==> flow/design.v <==
module calc_mvd_cost (
    input                       ap_clk,
    input                       ap_rst,
    input                       ap_start,
    input                       ap_ce,
    output logic                ap_done,
    output logic                ap_ready,
    output logic                ap_idle,
    input        [31:0]         x,
    input        [31:0]         y,
    input        [31:0]         mv_shift,
    input        [15:0]         mv_cand_0,
    input        [15:0]         mv_cand_1,
    input        [15:0]         mv_cand_2,
    input        [15:0]         mv_cand_3,
    output logic [63:0]         bitcost,
    output logic                bitcost_ap_vld,
    input        [63:0]         lambda_sqrt_integer_int64,
    input        [63:0]         lambda_sqrt_decimal_int64,
    output logic [63:0]         mvd_cost_int64,
    output logic                mvd_cost_int64_ap_vld
);
    localparam LAMBDA_DECIMAL_SHIFT_BITS = 14;
    localparam CTX_FRAC_BITS = 15;
    logic [31:0] x_shifted, y_shifted;
    logic [63:0] lambda_sqrt_integer_reg, lambda_sqrt_decimal_reg;
    logic [63:0] lambda_sqrt_integer_s2, lambda_sqrt_decimal_s2;
    logic [63:0] lambda_sqrt_integer_s3, lambda_sqrt_decimal_s3;
    logic [15:0] mv_cand_reg[4];
    logic [3:0] pipeline_valid;
    logic same_cand;
    logic [63:0] cand1_cost, cand2_cost;
    logic [63:0] selected_cost;
    logic [63:0] bitcost_s3;
    logic [63:0] cost_mult_lambda_int;
    logic [63:0] cost_mult_lambda_dec;
    logic ap_idle_r;
    logic ap_done_r;
    always_ff @(posedge ap_clk or posedge ap_rst) begin
        if (ap_rst) begin
            ap_idle_r <= 1'b1;
            ap_done_r <= 1'b0;
            x_shifted <= 32'b0;
            y_shifted <= 32'b0;
            lambda_sqrt_integer_reg <= 64'b0;
            lambda_sqrt_decimal_reg <= 64'b0;
            mv_cand_reg[0] <= 16'b0;
            mv_cand_reg[1] <= 16'b0;
            mv_cand_reg[2] <= 16'b0;
            mv_cand_reg[3] <= 16'b0;
            pipeline_valid[0] <= 1'b0;
            same_cand <= 1'b0;
            cand1_cost <= 64'b0;
            cand2_cost <= 64'b0;
            lambda_sqrt_integer_s2 <= 64'b0;
            lambda_sqrt_decimal_s2 <= 64'b0;
            pipeline_valid[1] <= 1'b0;
            selected_cost <= 0;
            lambda_sqrt_integer_s3 <= 64'b0;
            lambda_sqrt_decimal_s3 <= 64'b0;
            pipeline_valid[2] <= 1'b0;
            bitcost_s3 <= 64'b0;
            cost_mult_lambda_int <= 64'b0;
            cost_mult_lambda_dec <= 64'b0;
            pipeline_valid[3] <= 1'b0;
            bitcost <= 64'b0;
            bitcost_ap_vld <= 1'b0;
            mvd_cost_int64 <= 64'b0;
            mvd_cost_int64_ap_vld <= 1'b0;
        end
        else if (ap_ce) begin
            ap_idle_r <= ap_idle;
            ap_done_r <= ap_done;
            if (ap_start) begin
                x_shifted <= x << mv_shift;
                y_shifted <= y << mv_shift;
                lambda_sqrt_integer_reg <= lambda_sqrt_integer_int64;
                lambda_sqrt_decimal_reg <= lambda_sqrt_decimal_int64;
                mv_cand_reg[0] <= mv_cand_0;
                mv_cand_reg[1] <= mv_cand_1;
                mv_cand_reg[2] <= mv_cand_2;
                mv_cand_reg[3] <= mv_cand_3;
                pipeline_valid[0] <= 1'b1;
            end
            else begin
                pipeline_valid[0] <= 1'b0;
            end
            pipeline_valid[1] <= pipeline_valid[0];
            lambda_sqrt_integer_s2 <= lambda_sqrt_integer_reg;
            lambda_sqrt_decimal_s2 <= lambda_sqrt_decimal_reg;
                same_cand <= (mv_cand_reg[0] == mv_cand_reg[2]) && (mv_cand_reg[1] == mv_cand_reg[3]);
                cand1_cost <= get_mvd_coding_cost(
                    $signed(x_shifted) - $signed(mv_cand_reg[0]),
                    $signed(y_shifted) - $signed(mv_cand_reg[1])
                );
                cand2_cost <= get_mvd_coding_cost(
                    $signed(x_shifted) - $signed(mv_cand_reg[2]),
                    $signed(y_shifted) - $signed(mv_cand_reg[3])
                );
            pipeline_valid[2] <= pipeline_valid[1];
            lambda_sqrt_integer_s3 <= lambda_sqrt_integer_s2;
            lambda_sqrt_decimal_s3 <= lambda_sqrt_decimal_s2;
                if (same_cand) begin
                    selected_cost <= cand1_cost;
                end
                else begin
                    selected_cost <= (cand2_cost < cand1_cost) ? cand2_cost : cand1_cost;
                end
            pipeline_valid[3] <= pipeline_valid[2];
                bitcost_s3 <= selected_cost;
                cost_mult_lambda_int <= selected_cost * lambda_sqrt_integer_s3;
                cost_mult_lambda_dec <= selected_cost * lambda_sqrt_decimal_s3;
            bitcost_ap_vld <= pipeline_valid[3];
            mvd_cost_int64_ap_vld <= pipeline_valid[3];
                bitcost <= bitcost_s3;
                mvd_cost_int64 <= cost_mult_lambda_int + (cost_mult_lambda_dec >> LAMBDA_DECIMAL_SHIFT_BITS);
        end
    end
    assign ap_ready = 1'b1;
    assign ap_done  = mvd_cost_int64_ap_vld;
    always_comb begin
        ap_idle = ap_idle_r;
        if (ap_start && ap_ce) begin
            ap_idle = 0;
        end
        else if (ap_done_r && ap_ce) begin
            ap_idle = 1;
        end
    end
    function automatic logic [63:0] get_mvd_coding_cost(input logic signed [31:0] mvd_hor, input logic signed [31:0] mvd_ver);
        logic [63:0] bitcost_temp;
        logic [63:0] x_abs, y_abs;
        logic [63:0] Q;
        logic [63:0] a, b;
        bitcost_temp = 64'd4 << CTX_FRAC_BITS;
        x_abs = (mvd_hor < 0) ? -mvd_hor : mvd_hor;
        y_abs = (mvd_ver < 0) ? -mvd_ver : mvd_ver;
        Q = 64'd1 << CTX_FRAC_BITS;
        bitcost_temp += (x_abs == 1) ? Q : 64'b0;
        bitcost_temp += (y_abs == 1) ? Q : 64'b0;
        a = get_ep_ex_golomb_bitcost_withpow(x_abs);
        b = get_ep_ex_golomb_bitcost_withpow(y_abs);
        get_mvd_coding_cost = ((a + b + bitcost_temp) >> CTX_FRAC_BITS) << 34;
    endfunction
    function automatic logic [63:0] get_ep_ex_golomb_bitcost_withpow(input logic [63:0] symbol);
        if (symbol >= 32768)
            get_ep_ex_golomb_bitcost_withpow = 64'd983040;
        else if (symbol >= 16384)
            get_ep_ex_golomb_bitcost_withpow = 64'd917504;
        else if (symbol >= 8192)
            get_ep_ex_golomb_bitcost_withpow = 64'd851968;
        else if (symbol >= 4096)
            get_ep_ex_golomb_bitcost_withpow = 64'd786432;
        else if (symbol >= 2048)
            get_ep_ex_golomb_bitcost_withpow = 64'd720896;
        else if (symbol >= 1024)
            get_ep_ex_golomb_bitcost_withpow = 64'd655360;
        else if (symbol >= 512)
            get_ep_ex_golomb_bitcost_withpow = 64'd589824;
        else if (symbol >= 256)
            get_ep_ex_golomb_bitcost_withpow = 64'd524288;
        else if (symbol >= 128)
            get_ep_ex_golomb_bitcost_withpow = 64'd458752;
        else if (symbol >= 64)
            get_ep_ex_golomb_bitcost_withpow = 64'd393216;
        else if (symbol >= 32)
            get_ep_ex_golomb_bitcost_withpow = 64'd327680;
        else if (symbol >= 16)
            get_ep_ex_golomb_bitcost_withpow = 64'd262144;
        else if (symbol >= 8)
            get_ep_ex_golomb_bitcost_withpow = 64'd196608;
        else if (symbol >= 4)
            get_ep_ex_golomb_bitcost_withpow = 64'd131072;
        else if (symbol >= 2)
            get_ep_ex_golomb_bitcost_withpow = 64'd65536;
        else
            get_ep_ex_golomb_bitcost_withpow = 64'd0;
    endfunction
endmodule
# --- Reports on calc_mvd_cost ---
# What the tools print for calc_mvd_cost, step after step.
# Lines are those of the file above, counted from 1.
# Operators carry their Yosys type and port widths (W data, S select, Z words).
# Cell names lack the library's common part.
inputs:
  top_module: "calc_mvd_cost"
  clk_port: "ap_clk"
  library: "sky130hd"
  corner: "tt_025C_1v80"

# --- After elaboration ---
# Yosys after proc, flatten, opt, wreduce and memory -nomap, before mapping. Enables and synchronous resets that opt folds into registers are not counted as muxes. Print and check cells are not counted. Equal cells are merged and count once.
op_classes:
  mul: 2
  n_eq: 6
  mux: 77
  n_shift: 2
  reduce_and_logical: 4
  n_cmp: 65
  addsub: 17
op_table:
  columns: ["op", "n"]
  rows:
  - ["$mul A64 B64 Y64", 2]
  - ["$mux W20", 32]
  - ["$mux W64", 6]
  - ["$mux W19", 16]
  - ["$neg A32 Y64", 4]
  - ["$eq A64 B1 Y1 const B", 4]
  - ["$ge A64 B10 Y1 const B", 4]
  - ["$ge A64 B11 Y1 const B", 4]
  - ["$ge A64 B12 Y1 const B", 4]
  - ["$ge A64 B13 Y1 const B", 4]
  - ["$ge A64 B14 Y1 const B", 4]
  - ["$ge A64 B15 Y1 const B", 4]
  - ["$ge A64 B16 Y1 const B", 4]
  - ["$ge A64 B2 Y1 const B", 4]
  - ["$ge A64 B3 Y1 const B", 4]
  - ["$ge A64 B4 Y1 const B", 4]
  - ["$ge A64 B5 Y1 const B", 4]
  - ["$ge A64 B6 Y1 const B", 4]
  - ["$ge A64 B7 Y1 const B", 4]
  - ["$ge A64 B8 Y1 const B", 4]
  - ["$ge A64 B9 Y1 const B", 4]
  - ["$mux W45", 4]
  - ["$mux W18", 8]
  - ["$lt A32 B1 Y1 const B", 4]
  - ["$sub A32 B16 Y32", 4]
  - ["$add A45 B20 Y45", 2]
  - ["$add A45 B45 Y45", 2]
  - ["$mux W17", 4]
# Other operator kinds: 10; their cells: 21.
word_totals:
  inputBits: 292
  wordCells: 201
  output_inout_bits: 133
  ff_bits: 964

# --- Depth ---
# Depth = most cells in a row (Yosys ltp): at word level without a register or memory, in the mapped netlist without a sequential cell, where the memories' decode and read muxes count.
depth:
  ltp_word: 22
  abc_area: 0
  depth_mapped: 33

# --- Mapped cells and area ---
# Source: synth_stat.txt of the flow (Yosys; design flattened, memories mapped). It holds for the ABC_AREA given above (unset counts as 0); a run with the other value may have another netlist.
mapped:
  flip_flops: 455
  seq_area_um2: 11387.2
  cells: 5545
  synth_area_um2: 50571.0
by_type:
  columns: ["cell_type", "n", "type_area_um2"]
  rows:
  - ["dfrtp_1", 454, 1.14E+04]
  - ["ha_1", 619, 7.74E+03]
  - ["fa_1", 235, 4.7E+03]
  - ["mux2_2", 355, 4E+03]
  - ["inv_1", 599, 2.25E+03]
  - ["nand2_1", 458, 1.72E+03]
  - ["xnor2_1", 189, 1.66E+03]
  - ["a21oi_1", 274, 1.37E+03]
  - ["and2_1", 196, 1.23E+03]
  - ["o21ai_0", 208, 1.04E+03]
  - ["mux4_2", 42, 945.907]
  - ["nor2_1", 242, 908.371]
  - ["mux2i_1", 89, 890.854]
  - ["a211oi_1", 97, 728.198]
  - ["clkbuf_1", 194, 728.198]
  - ["nor2b_1", 100, 625.6]
  - ["xor2_1", 70, 613.088]
  - ["buf_4", 80, 600.576]
# Not listed: further types 85, cells in them 1044.

# --- Path before layout ---
# Source: OpenSTA report_checks on the synthesized netlist (no wires, ideal clock, input and output delay 20% of the period each), path of least setup slack; recovery checks are left aside. Register names are those of the netlist, which keeps one name where synthesis merged equal registers.
synth_timing:
  path_kind: "register to register"
  from: "register (name not given)"
  to: "register (name not given)"
  slack_ps: 1553
  arrival_time_ps: 7310
  stages: 30
  tclk_ps: 9000
  setup_time_ps: 137
  t_required_ps: 8863
  path_delay_ps: 7447
  period_less_setup_slack_ps: 7447
# "path_delay_ps" = arrival - input delay + setup time.
# "stages" counts driving pins, that of a launching flip-flop among them; a cell with two outputs on the path counts twice.
# "period_less_setup_slack_ps" is the clock period less the worst setup slack; recovery checks do not enter. This is arithmetic on one report: input and output delays are still those of the set period (20% each).
# Between the ends stands the longest chain of elaborated cells between them, by number of cells; it is not shown to be the way that was timed. Of several equally long chains one is given.
# Each line given opens the expression or statement behind the cell; cells for indexed reads and writes are added by Yosys, which also makes memories of some case tables.
synth_between:
  cell_sequence: "dfrtp_1 -> clkbuf_1 -> clkbuf_1 -> nand2_1 -> fa_1 -> inv_1 -> fa_1 -> fa_1 -> ha_1 -> ha_1 -> inv_1 -> fa_1 -> inv_1 -> ha_1 -> ha_1 -> ha_1 -> ha_1 -> ha_1 -> and3_1 -> a221o_1 -> nor4_1 -> or3_1 -> a31oi_1 -> a41oi_1 -> a21oi_1 -> a211oi_1 -> o21bai_1 -> a21oi_1 -> xnor2_1 -> a21oi_1"
  elab_chain_cells: 1
  cone_cells: 1
  cone_classes: "1 x mul"
synth_rtl:
  columns: ["item", "line"]
  rows:
  - ["from (decl)", 33]
  - ["from (assign)", 104]
  - ["from (assign)", 107]
  - ["$mul A64 B64 Y64", 112]
  - ["to (assign)", 64]
  - ["to (assign)", 112]
  - ["to (decl)", 36]

# --- Timing after layout ---
# From the final timing report of stored run 1: the path of least setup slack in the routed layout; clock arrival at registers is part of the times.
# The report prints the path's times to 10 ps; the period is as set.
layout_timing:
  path_kind: "register to register"
  from: "register (name not given)"
  to: "register (name not given)"
  arrival_time_ps: 7880
  tclk_ps: 6880
  slack_ps: -450
  t_required_ps: 7430
  setup_time_ps: 100
  stages: 35
# Between the ends stands the longest chain of elaborated cells between them, by number of cells; it is not shown to be the way that was timed. Of several equally long chains one is given.
layout_between:
  cell_sequence: "dfrtp_1 -> clkbuf_8 -> buf_8 -> clkbuf_16 -> nand2_2 -> fa_1 -> fa_1 -> inv_2 -> fa_2 -> ha_4 -> ha_1 -> inv_1 -> fa_2 -> inv_2 -> ha_4 -> ha_4 -> inv_2 -> fa_1 -> inv_2 -> ha_4 -> ha_4 -> o21ai_2 -> nand2b_1 -> a21oi_2 -> a211oi_2 -> buf_4 -> nor2_4 -> a21oi_4 -> a211oi_4 -> o31ai_4 -> o21ai_2 -> nand2b_1 -> a21oi_2 -> xnor2_2 -> mux2_4"
  elab_chain_cells: 1
  cone_cells: 1
  cone_classes: "1 x mul"
layout_rtl:
  columns: ["item", "line"]
  rows:
  - ["from (decl)", 33]
  - ["from (assign)", 104]
  - ["from (assign)", 107]
  - ["$mul A64 B64 Y64", 111]
  - ["to (assign)", 63]
  - ["to (assign)", 111]
  - ["to (decl)", 35]

==> runs of calc_mvd_cost <==
4 stored runs of calc_mvd_cost in the flow (synthesis by Yosys, layout by OpenROAD, sky130hd cells), in arbitrary order. Constraints: input delay and output delay 20% of the set period each, output load 0.01 pF.
"achievedPeriod_ps" means the clock period less the worst setup slack. The figure is calculated, with input and output delays left at 20% of the set period.
By "worstPathTime_ps" is meant the share of the clock period that the worst setup path is allowed (20% is reserved at inputs, 20% at outputs), minus its slack. Clock arrival times at its registers enter into it.
"final_power_uw" is the tool's figure for a default switching activity; nothing was simulated.
"worstPathTime_ps" is known to 10 ps.

--- stored run 1 ---
==> flow/run.sh <==
#!/bin/bash
# the make line also repeats the synthesis and layout settings of config.mk as NAME=value (left out here)
make -C /OpenROAD-flow-scripts/flow DESIGN_CONFIG=/design/flow/config.mk WORK_HOME=/design/flow/orfs CLKGATE_MAP_FILE= finish
==> flow/config.mk <==
export PLATFORM = sky130hd
export DESIGN_NAME = calc_mvd_cost
export DESIGN_NICKNAME = calc_mvd_cost
export VERILOG_FILES = /design/flow/design.v
export SDC_FILE = /design/flow/constraint.sdc
export NUM_CORES = 4
export LEC_CHECK = 0
export CAP_MARGIN = 20
export CORE_ASPECT_RATIO = 1.66
export CORE_MARGIN = 2
export CORE_UTILIZATION = 26
export CTS_CLUSTER_DIAMETER = 141
export CTS_CLUSTER_SIZE = 36
export GPL_ROUTABILITY_DRIVEN = 0
export GPL_TIMING_DRIVEN = 0
export HOLD_SLACK_MARGIN = -0.1
export PLACE_DENSITY = 0.71
export SETUP_SLACK_MARGIN = 0.76
export SLEW_MARGIN = 15
==> flow/constraint.sdc <==
create_clock -name core_clock -period 6.88 [get_ports {ap_clk}]
set_input_delay 1.3760 -clock core_clock [delete_from_list [all_inputs] [get_ports {ap_clk}]]
set_output_delay 1.3760 -clock core_clock [all_outputs]
set_load 0.01 [all_outputs]

==> results, as YAML <==
results:
  yosys.chip_area_um2: 50571.0
  total_die_area_um2: 198160.0
  util_pct: 32.8
  final_setup_ws_ps: -452
  final_power_uw: 28102
  achievedPeriod_ps: 7332
  worstPathTime_ps: 7330
  timing.worst_path_kind: "register to register"

--- stored run 2 ---
==> flow/run.sh <==
#!/bin/bash
# the make line also repeats the synthesis and layout settings of config.mk as NAME=value (left out here)
make -C /OpenROAD-flow-scripts/flow DESIGN_CONFIG=/design/flow/config.mk WORK_HOME=/design/flow/orfs CLKGATE_MAP_FILE= finish
==> flow/config.mk <==
export PLATFORM = sky130hd
export DESIGN_NAME = calc_mvd_cost
export DESIGN_NICKNAME = calc_mvd_cost
export VERILOG_FILES = /design/flow/design.v
export SDC_FILE = /design/flow/constraint.sdc
export NUM_CORES = 4
export LEC_CHECK = 0
export CAP_MARGIN = 20
export CELL_PAD_IN_SITES_GLOBAL_PLACEMENT = 3
export CORE_MARGIN = 2
export CORE_UTILIZATION = 40
export CTS_CLUSTER_SIZE = 28
export GPL_TIMING_DRIVEN = 1
export HOLD_SLACK_MARGIN = 0.06
export MIN_ROUTING_LAYER = met2
export SETUP_SLACK_MARGIN = 0.17
export SLEW_MARGIN = 40
export TNS_END_PERCENT = 10
==> flow/constraint.sdc <==
create_clock -name core_clock -period 9.0 [get_ports {ap_clk}]
set_input_delay 1.8000 -clock core_clock [delete_from_list [all_inputs] [get_ports {ap_clk}]]
set_output_delay 1.8000 -clock core_clock [all_outputs]
set_load 0.01 [all_outputs]

==> results, as YAML <==
results:
  yosys.chip_area_um2: 50571.0
  total_die_area_um2: 129287.0
  util_pct: 45.3
  final_setup_ws_ps: 815
  final_power_uw: 17662
  achievedPeriod_ps: 8185
  worstPathTime_ps: 8180
  timing.worst_path_kind: "register to register"

--- stored run 3 ---
==> flow/run.sh <==
#!/bin/bash
# the make line also repeats the synthesis and layout settings of config.mk as NAME=value (left out here)
make -C /OpenROAD-flow-scripts/flow DESIGN_CONFIG=/design/flow/config.mk WORK_HOME=/design/flow/orfs CLKGATE_MAP_FILE= finish
==> flow/config.mk <==
export PLATFORM = sky130hd
export DESIGN_NAME = calc_mvd_cost
export DESIGN_NICKNAME = calc_mvd_cost
export VERILOG_FILES = /design/flow/design.v
export SDC_FILE = /design/flow/constraint.sdc
export NUM_CORES = 4
export LEC_CHECK = 0
export CAP_MARGIN = 20
export CORE_MARGIN = 2
export CORE_UTILIZATION = 47
export SLEW_MARGIN = 20
==> flow/constraint.sdc <==
create_clock -name core_clock -period 8.14 [get_ports {ap_clk}]
set_input_delay 1.6280 -clock core_clock [delete_from_list [all_inputs] [get_ports {ap_clk}]]
set_output_delay 1.6280 -clock core_clock [all_outputs]
set_load 0.01 [all_outputs]

==> results, as YAML <==
results:
  yosys.chip_area_um2: 50571.0
  total_die_area_um2: 110237.0
  util_pct: 52.6
  final_setup_ws_ps: 399
  final_power_uw: 18588
  achievedPeriod_ps: 7741
  worstPathTime_ps: 7740
  timing.worst_path_kind: "register to register"

--- stored run 4 ---
==> flow/run.sh <==
#!/bin/bash
# the make line also repeats the synthesis and layout settings of config.mk as NAME=value (left out here)
make -C /OpenROAD-flow-scripts/flow DESIGN_CONFIG=/design/flow/config.mk WORK_HOME=/design/flow/orfs CLKGATE_MAP_FILE= finish
==> flow/config.mk <==
export PLATFORM = sky130hd
export DESIGN_NAME = calc_mvd_cost
export DESIGN_NICKNAME = calc_mvd_cost
export VERILOG_FILES = /design/flow/design.v
export SDC_FILE = /design/flow/constraint.sdc
export NUM_CORES = 4
export LEC_CHECK = 0
export ABC_AREA = 1
export CAP_MARGIN = 20
export CELL_PAD_IN_SITES_DETAIL_PLACEMENT = 2
export CELL_PAD_IN_SITES_GLOBAL_PLACEMENT = 3
export CORE_MARGIN = 2
export CORE_UTILIZATION = 40
export CTS_CLUSTER_SIZE = 87
export GPL_ROUTABILITY_DRIVEN = 1
export GPL_TIMING_DRIVEN = 0
export MIN_ROUTING_LAYER = met1
export SETUP_SLACK_MARGIN = 0.17
export SLEW_MARGIN = 40
export TNS_END_PERCENT = 10
==> flow/constraint.sdc <==
create_clock -name core_clock -period 9.0 [get_ports {ap_clk}]
set_input_delay 1.8000 -clock core_clock [delete_from_list [all_inputs] [get_ports {ap_clk}]]
set_output_delay 1.8000 -clock core_clock [all_outputs]
set_load 0.01 [all_outputs]

==> results, as YAML <==
results:
  yosys.chip_area_um2: 52590.4
  total_die_area_um2: 134392.0
  util_pct: 46.1
  final_setup_ws_ps: 112
  final_power_uw: 13103
  achievedPeriod_ps: 8888
  worstPathTime_ps: 8890
  timing.worst_path_kind: "register to register"
